==> flow/design.v <==
`timescale 1ns/10ps
module ELA(clk, rst, ready, in_data, data_rd, req, wen, addr, data_wr, done);
	input				clk;
	input				rst;
	input				ready;
	input		[7:0]	in_data;
	input		[7:0]	data_rd;
	output reg			req;
	output reg			wen;
	output reg	[12:0]	addr;
	output reg	[7:0]	data_wr;
	output reg			done;
localparam IDLE = 3'd0, LOAD = 3'd1, OUT_PINK = 3'd2, OUT_BLUE = 3'd3, FINISH = 3'd4;
reg [2:0] state, next_state;
reg [5:0] count_row;
reg [6:0] count_column;
reg [7:0] U [0:127];	 
reg [7:0] L [0:127];	 
reg [7:0] D1, D2, D3;
integer i;
wire last_col = (count_column == 7'd127);
wire shift_in = (state == LOAD) || (state == OUT_PINK && !last_col);
wire rotate   = (state == OUT_BLUE);
function [7:0] avg;
	input [7:0] a, b;
	reg [8:0] s;
	begin
		s = {1'b0, a} + {1'b0, b};
		avg = s[8:1];
	end
endfunction
function [7:0] absd;
	input [7:0] a, b;
	begin
		absd = (a >= b) ? a - b : b - a;
	end
endfunction
always @(*) begin
	next_state = state;
	case(state)
		IDLE:     if(ready) next_state = LOAD;
		LOAD:     next_state = OUT_PINK;
		OUT_PINK: if(last_col) next_state = (count_row < 6'd2) ? LOAD : OUT_BLUE;
		OUT_BLUE: if(last_col) next_state = (count_row == 6'd32) ? FINISH : LOAD;
		default:  next_state = state;
	endcase
end
always @(posedge clk or posedge rst) begin
	if(rst) begin
		state <= IDLE;
		count_row <= 6'd0;
		count_column <= 7'd0;
	end
	else begin
		state <= next_state;
		if(state == LOAD)
			count_row <= count_row + 6'd1;
		if(state == OUT_PINK || state == OUT_BLUE)
			count_column <= count_column + 7'd1;
		else
			count_column <= 7'd0;
	end
end
always @(posedge clk) begin
	if(shift_in || rotate) begin
		for(i = 0; i < 127; i = i + 1) begin
			U[i] <= U[i + 1];
			L[i] <= L[i + 1];
		end
		U[127] <= rotate ? U[0] : L[0];
		L[127] <= rotate ? L[0] : in_data;
	end
	if(rotate) begin
		D1 <= absd(U[0], L[2]);
		D2 <= absd(U[1], L[1]);
		D3 <= absd(U[2], L[0]);
	end
end
reg [7:0] x, y, a, b, m, blue;
always @(*) begin
	x = U[0];
	y = L[0];
	if((D2 <= D1) && (D2 <= D3)) begin
		a = U[0]; b = L[0];
	end
	else if((D1 <= D2) && (D1 <= D3)) begin
		a = U[127]; b = L[1];
	end
	else begin
		a = U[1]; b = L[127];
	end
	if(count_column == 7'd0 || last_col) begin
		a = U[0]; b = L[0];
	end
	m = avg(a, b);
	if(((x >= m) && (x < y)) || ((x < m) && (x >= y)))
		blue = x;
	else if(((y >= m) && (y < x)) || ((y < m) && (y >= x)))
		blue = y;
	else
		blue = m;
end
always @(*) begin
	req = (state == LOAD);
	wen = (state == OUT_PINK) || (state == OUT_BLUE);
	done = (state == FINISH);
	addr = 13'd0;
	data_wr = 8'd0;
	if(state == OUT_PINK) begin
		addr = {count_row[4:0] - 5'd1, 1'b0, count_column};
		data_wr = L[127];
	end
	else if(state == OUT_BLUE) begin
		addr = {count_row[4:0] - 5'd2, 1'b1, count_column};
		data_wr = blue;
	end
end
endmodule
# == From RTL to reports: ELA ==
# The steps from the RTL of ELA to its reports follow in flow order.
# Lines are those of the file above, counted from 1.
# Operators: Yosys type, input widths -> output width; for muxes data width and select width s.
# Library cell names are shortened.
# A cell with - has no value.
# inputs
top,ELA
clk_port,clk
cell_library,sky130hd
corner,tt_025C_1v80

# == Word-level counts ==
# Counts by Yosys on the flattened word-level netlist (proc, flatten, opt, wreduce). Print and check cells are left out. Cells with the same type and inputs are merged into one.
# word_totals
reg_bits,2088
inputBits,19
out_inout_bits,24
word_cells,340
# op_classes
addsub,11
cmp,16
eq_ne,9
mux,24
reduce_logical,18
# op_table
cell,count
$mux 8,15
$ge 8x8->1,7
$sub 8x8->8,6
$le 8x8->1,4
$lt 8x8->1,4
$mux 13,2
$pmux 3 s4,1
$mux 3,4
$add 8x8->9,1
$logic_and 1x1->1,7
$add 7x1->7 const B,1
$eq 7x7->1 const B,1
$logic_not 7->1,1
$mux 7,1
$logic_or 1x1->1,6
$ne 2x2->1 const B,3
$eq 3x2->1 const B,2
$add 6x1->6 const B,1
$lt 6x2->1 const B,1
$eq 6x6->1 const B,1
$sub 5x1->5 const B,1
$sub 5x2->5 const B,1
$reduce_and 4->1,1
$reduce_bool 4->1,1
$eq 3x1->1 const B,1
$eq 3x3->1 const B,1
$logic_not 3->1,1
$mux 2,1
$logic_not 1->1,1

# == Longest topological paths ==
# Depth = most cells in a row (Yosys ltp): at word level without a register or memory, in the mapped netlist without a sequential cell, where the memories' decode and read muxes count.
# logic_depth
word_depth,13
abc_area,0
ltp_mapped,25

# == After synthesis ==
# Source: synth_stat.txt of the flow (Yosys; design flattened, memories mapped). It holds for the ABC_AREA given above (unset counts as 0); a run with the other value may have another netlist.
# types
cell_type,count,type_area_um2
edfxtp_1,2072,6.22E+04
ha_1,101,1.26E+03
dfrtp_1,17,425.408
inv_1,89,334.07
a21oi_1,63,315.302
mux2i_1,23,230.221
nand2_1,57,213.955
nor2_1,57,213.955
o21ai_0,39,195.187
xnor2_1,21,183.926
a21o_1,21,157.651
mux2_2,14,157.651
fa_1,7,140.134
nor2b_1,16,100.096
xor2_1,11,96.342
mux2_4,6,90.086
nand4_1,13,81.328
o221ai_1,8,70.067
# Not listed: further types 55, cells in them 132.
# synth_totals
cell_count,2767
synth_area_um2,67522.3
ffs,2090

# == Path before layout ==
# OpenSTA on the mapped netlist: ideal clock, no wires. The path of least setup slack (recovery checks aside). Input and output delay are each 20% of the period. Register names are those of the netlist, which keeps one name where synthesis merged equal registers.
# synth_path
kind,flip-flop to flip-flop
from,register state
to,register L[0][0]
tclk_ps,8500
setup_ps,1601
launch_ps,0
arrival_ps,25363
setup_slack_ps,-18463
delay_ps,26964
driving_pins,3
n_path_buf,1
synth_period_reached_ps,26963
# "delay_ps" = arrival - input delay + setup time.
# "driving_pins" counts driving pins, that of a launching flip-flop among them; a cell with two outputs on the path counts twice.
# "synth_period_reached_ps" is the clock period less the worst setup slack; recovery checks do not enter. This is arithmetic on one report: input and output delays are still those of the set period (20% each).
# Where an end lacks its bit number, it is one bit of the signal, or one of the new flip-flops if synthesis recoded a state register.
# Between the ends stands the longest chain of elaborated cells between them, by number of cells; it is not shown to be the way that was timed. Of several equally long chains one is given.
# Each line given opens the expression or statement behind the cell; cells for indexed reads and writes are added by Yosys, which also makes memories of some case tables.
# synth_via
cell_sequence,dfrtp_1 clkbuf_1 or2_2
elab_chain_len,4
cone_cells,6
cone_classes,eq/ne: 3; reduce/logical: 3
# synth_rtl
element,line_no,text
start: declaration,14,"reg [2:0] state, next_state;"
start: assignment,50,state <= IDLE;
start: assignment,55,state <= next_state;
$eq 3x2->1,22,wire shift_in = (state == LOAD) || (state == OUT_PINK && !last_col);
$logic_and 1x1->1,22,
$logic_or 1x1->1,22,
$logic_or 1x1->1,65,if(shift_in || rotate) begin
end: assignment,68,L[i] <= L[i + 1];
end: declaration,18,reg [7:0] L [0:127];

# == Path in the finished layout ==
# From the final timing report of stored run 1: the path of least setup slack in the routed layout; clock arrival at registers is part of the times.
# The report prints the path's times to 10 ps; the period is as set.
# layout_path
kind,flip-flop to output port
from,register D1[1]
to,output port data_wr[6]
tclk_ps,8500
out_delay_ps,1700
launch_ps,790
arrival_ps,6770
setup_slack_ps,30
driving_pins,27
n_path_buf,5
# Between the ends stands the longest chain of elaborated cells between them, by number of cells; it is not shown to be the way that was timed. Of several equally long chains one is given.
# layout_via
cell_sequence,edfxtp_1 ha_1 nor2b_1 o211ai_1 a21oi_1 o22ai_2 nand2_4 buf_4 a21oi_1 a21oi_1 ha_2 nand4_1 nor2_1 o31ai_1 nor2_1 nor2_1 a2111oi_4 buf_4 o21ai_1 a21o_2 a21oi_2 mux2i_4 buf_12 mux2_4 o221ai_2 buf_4 clkdlybuf4s50_1
elab_chain_len,13
cone_cells,26
cone_classes,add/sub: 1; compare: 7; mux: 10; reduce/logical: 8
# layout_rtl
element,line_no,text
start: declaration,19,"reg [7:0] D1, D2, D3;"
start: assignment,74,"D1 <= absd(U[0], L[2]);"
$le 8x8->1,86,else if((D1 <= D2) && (D1 <= D3)) begin
$logic_and 1x1->1,86,
$mux 8,86,
$mux 8,83,if((D2 <= D1) && (D2 <= D3)) begin
$mux 8,92,if(count_column == 7'd0 || last_col) begin
$add 8x8->9,28,"s = {1'b0, a} + {1'b0, b};"
$ge 8x8->1,98,else if(((y >= m) && (y < x)) || ((y < m) && (y >= x)))
$logic_and 1x1->1,98,
$logic_or 1x1->1,98,
$mux 8,98,
$mux 8,96,if(((x >= m) && (x < y)) || ((x < m) && (x >= y)))
$mux 8,113,else if(state == OUT_BLUE) begin
$mux 8,109,if(state == OUT_PINK) begin
end: declaration,11,output reg [7:0] data_wr;

# Settings and measured results of 6 stored flow runs for module ELA (sky130hd), not sorted in any way. The constraints put input and output delay at 20% of the set period each and load the outputs with 0.01 pF.
# By "achievedPeriod_ps" is meant the clock period of the run minus its worst setup slack. This is arithmetic on one report: input and output delays are still those of the set period (20% each).
# "timing.worst_path_ps" = time allowed to the worst setup path (clock period - input delay - output delay, where it has them) - its slack; a late launch clock adds to it, a late capture clock takes from it.
# By "power_total_uw" is meant OpenSTA's value without simulated activity: inputs other than the clock are taken to toggle once in ten clock periods, and the tool carries that through the logic.
# "timing.worst_path_ps" is given in steps of 10 ps.
# A setting shown as n/a is not set for that run.
# Results: n/a = not shown.
run name,CELL_PAD_IN_SITES_DETAIL_PLACEMENT,MIN_ROUTING_LAYER,SETUP_SLACK_MARGIN,SLEW_MARGIN,period_ns,CAP_MARGIN,CORE_MARGIN,CORE_UTILIZATION,CELL_PAD_IN_SITES_GLOBAL_PLACEMENT,GPL_ROUTABILITY_DRIVEN,PLACE_DENSITY_LB_ADDON,TNS_END_PERCENT,GPL_TIMING_DRIVEN,HOLD_SLACK_MARGIN,MAX_ROUTING_LAYER,ABC_AREA,CORE_ASPECT_RATIO,finalUtil_pct,design.die.area_um2,final_stdcell_area_um2,setup_tns_ps,ys_area_um2,hold_worst_slack_ps,setup_worst_slack_ps,achievedPeriod_ps,timing.worst_path_ps,critical_path_type,power_total_uw
stored run 1,1,met2,-0.37,25,8.5,20,2,40,n/a,n/a,n/a,n/a,n/a,n/a,n/a,n/a,n/a,46.1,172109.0,77110.2,0,67522.3,397,30,8470,6770,flip-flop to output port,19564
stored run 2,n/a,n/a,n/a,20,8.28,20,2,52,n/a,n/a,n/a,n/a,n/a,n/a,n/a,n/a,n/a,59.8,132747.0,77171.5,0,67522.3,384,324,7956,6300,flip-flop to output port,20346
stored run 3,2,n/a,0.7,0,9.11,20,9,52,2,0,0.29,30,n/a,n/a,n/a,n/a,n/a,n/a,n/a,n/a,n/a,n/a,n/a,n/a,n/a,n/a,n/a,n/a
stored run 4,n/a,met2,n/a,20,8.5,35,9,40,3,n/a,n/a,40,0,0.28,met4,n/a,n/a,47.2,183921.0,78994.5,0,67522.3,380,353,8147,6450,flip-flop to output port,20060
stored run 5,n/a,n/a,n/a,20,8.5,20,2,40,n/a,n/a,n/a,n/a,n/a,n/a,n/a,n/a,n/a,46.0,172109.0,76991.3,0,67522.3,403,257,8243,6540,flip-flop to output port,19222
stored run 6,1,met2,-0.37,25,8.5,40,2,40,2,n/a,n/a,n/a,n/a,n/a,met4,0,0.64,46.3,172189.0,77459.3,-119,67522.3,373,-119,8619,6920,flip-flop to output port,19454
# Stored run 3: no final report: placement broke off with a tool error
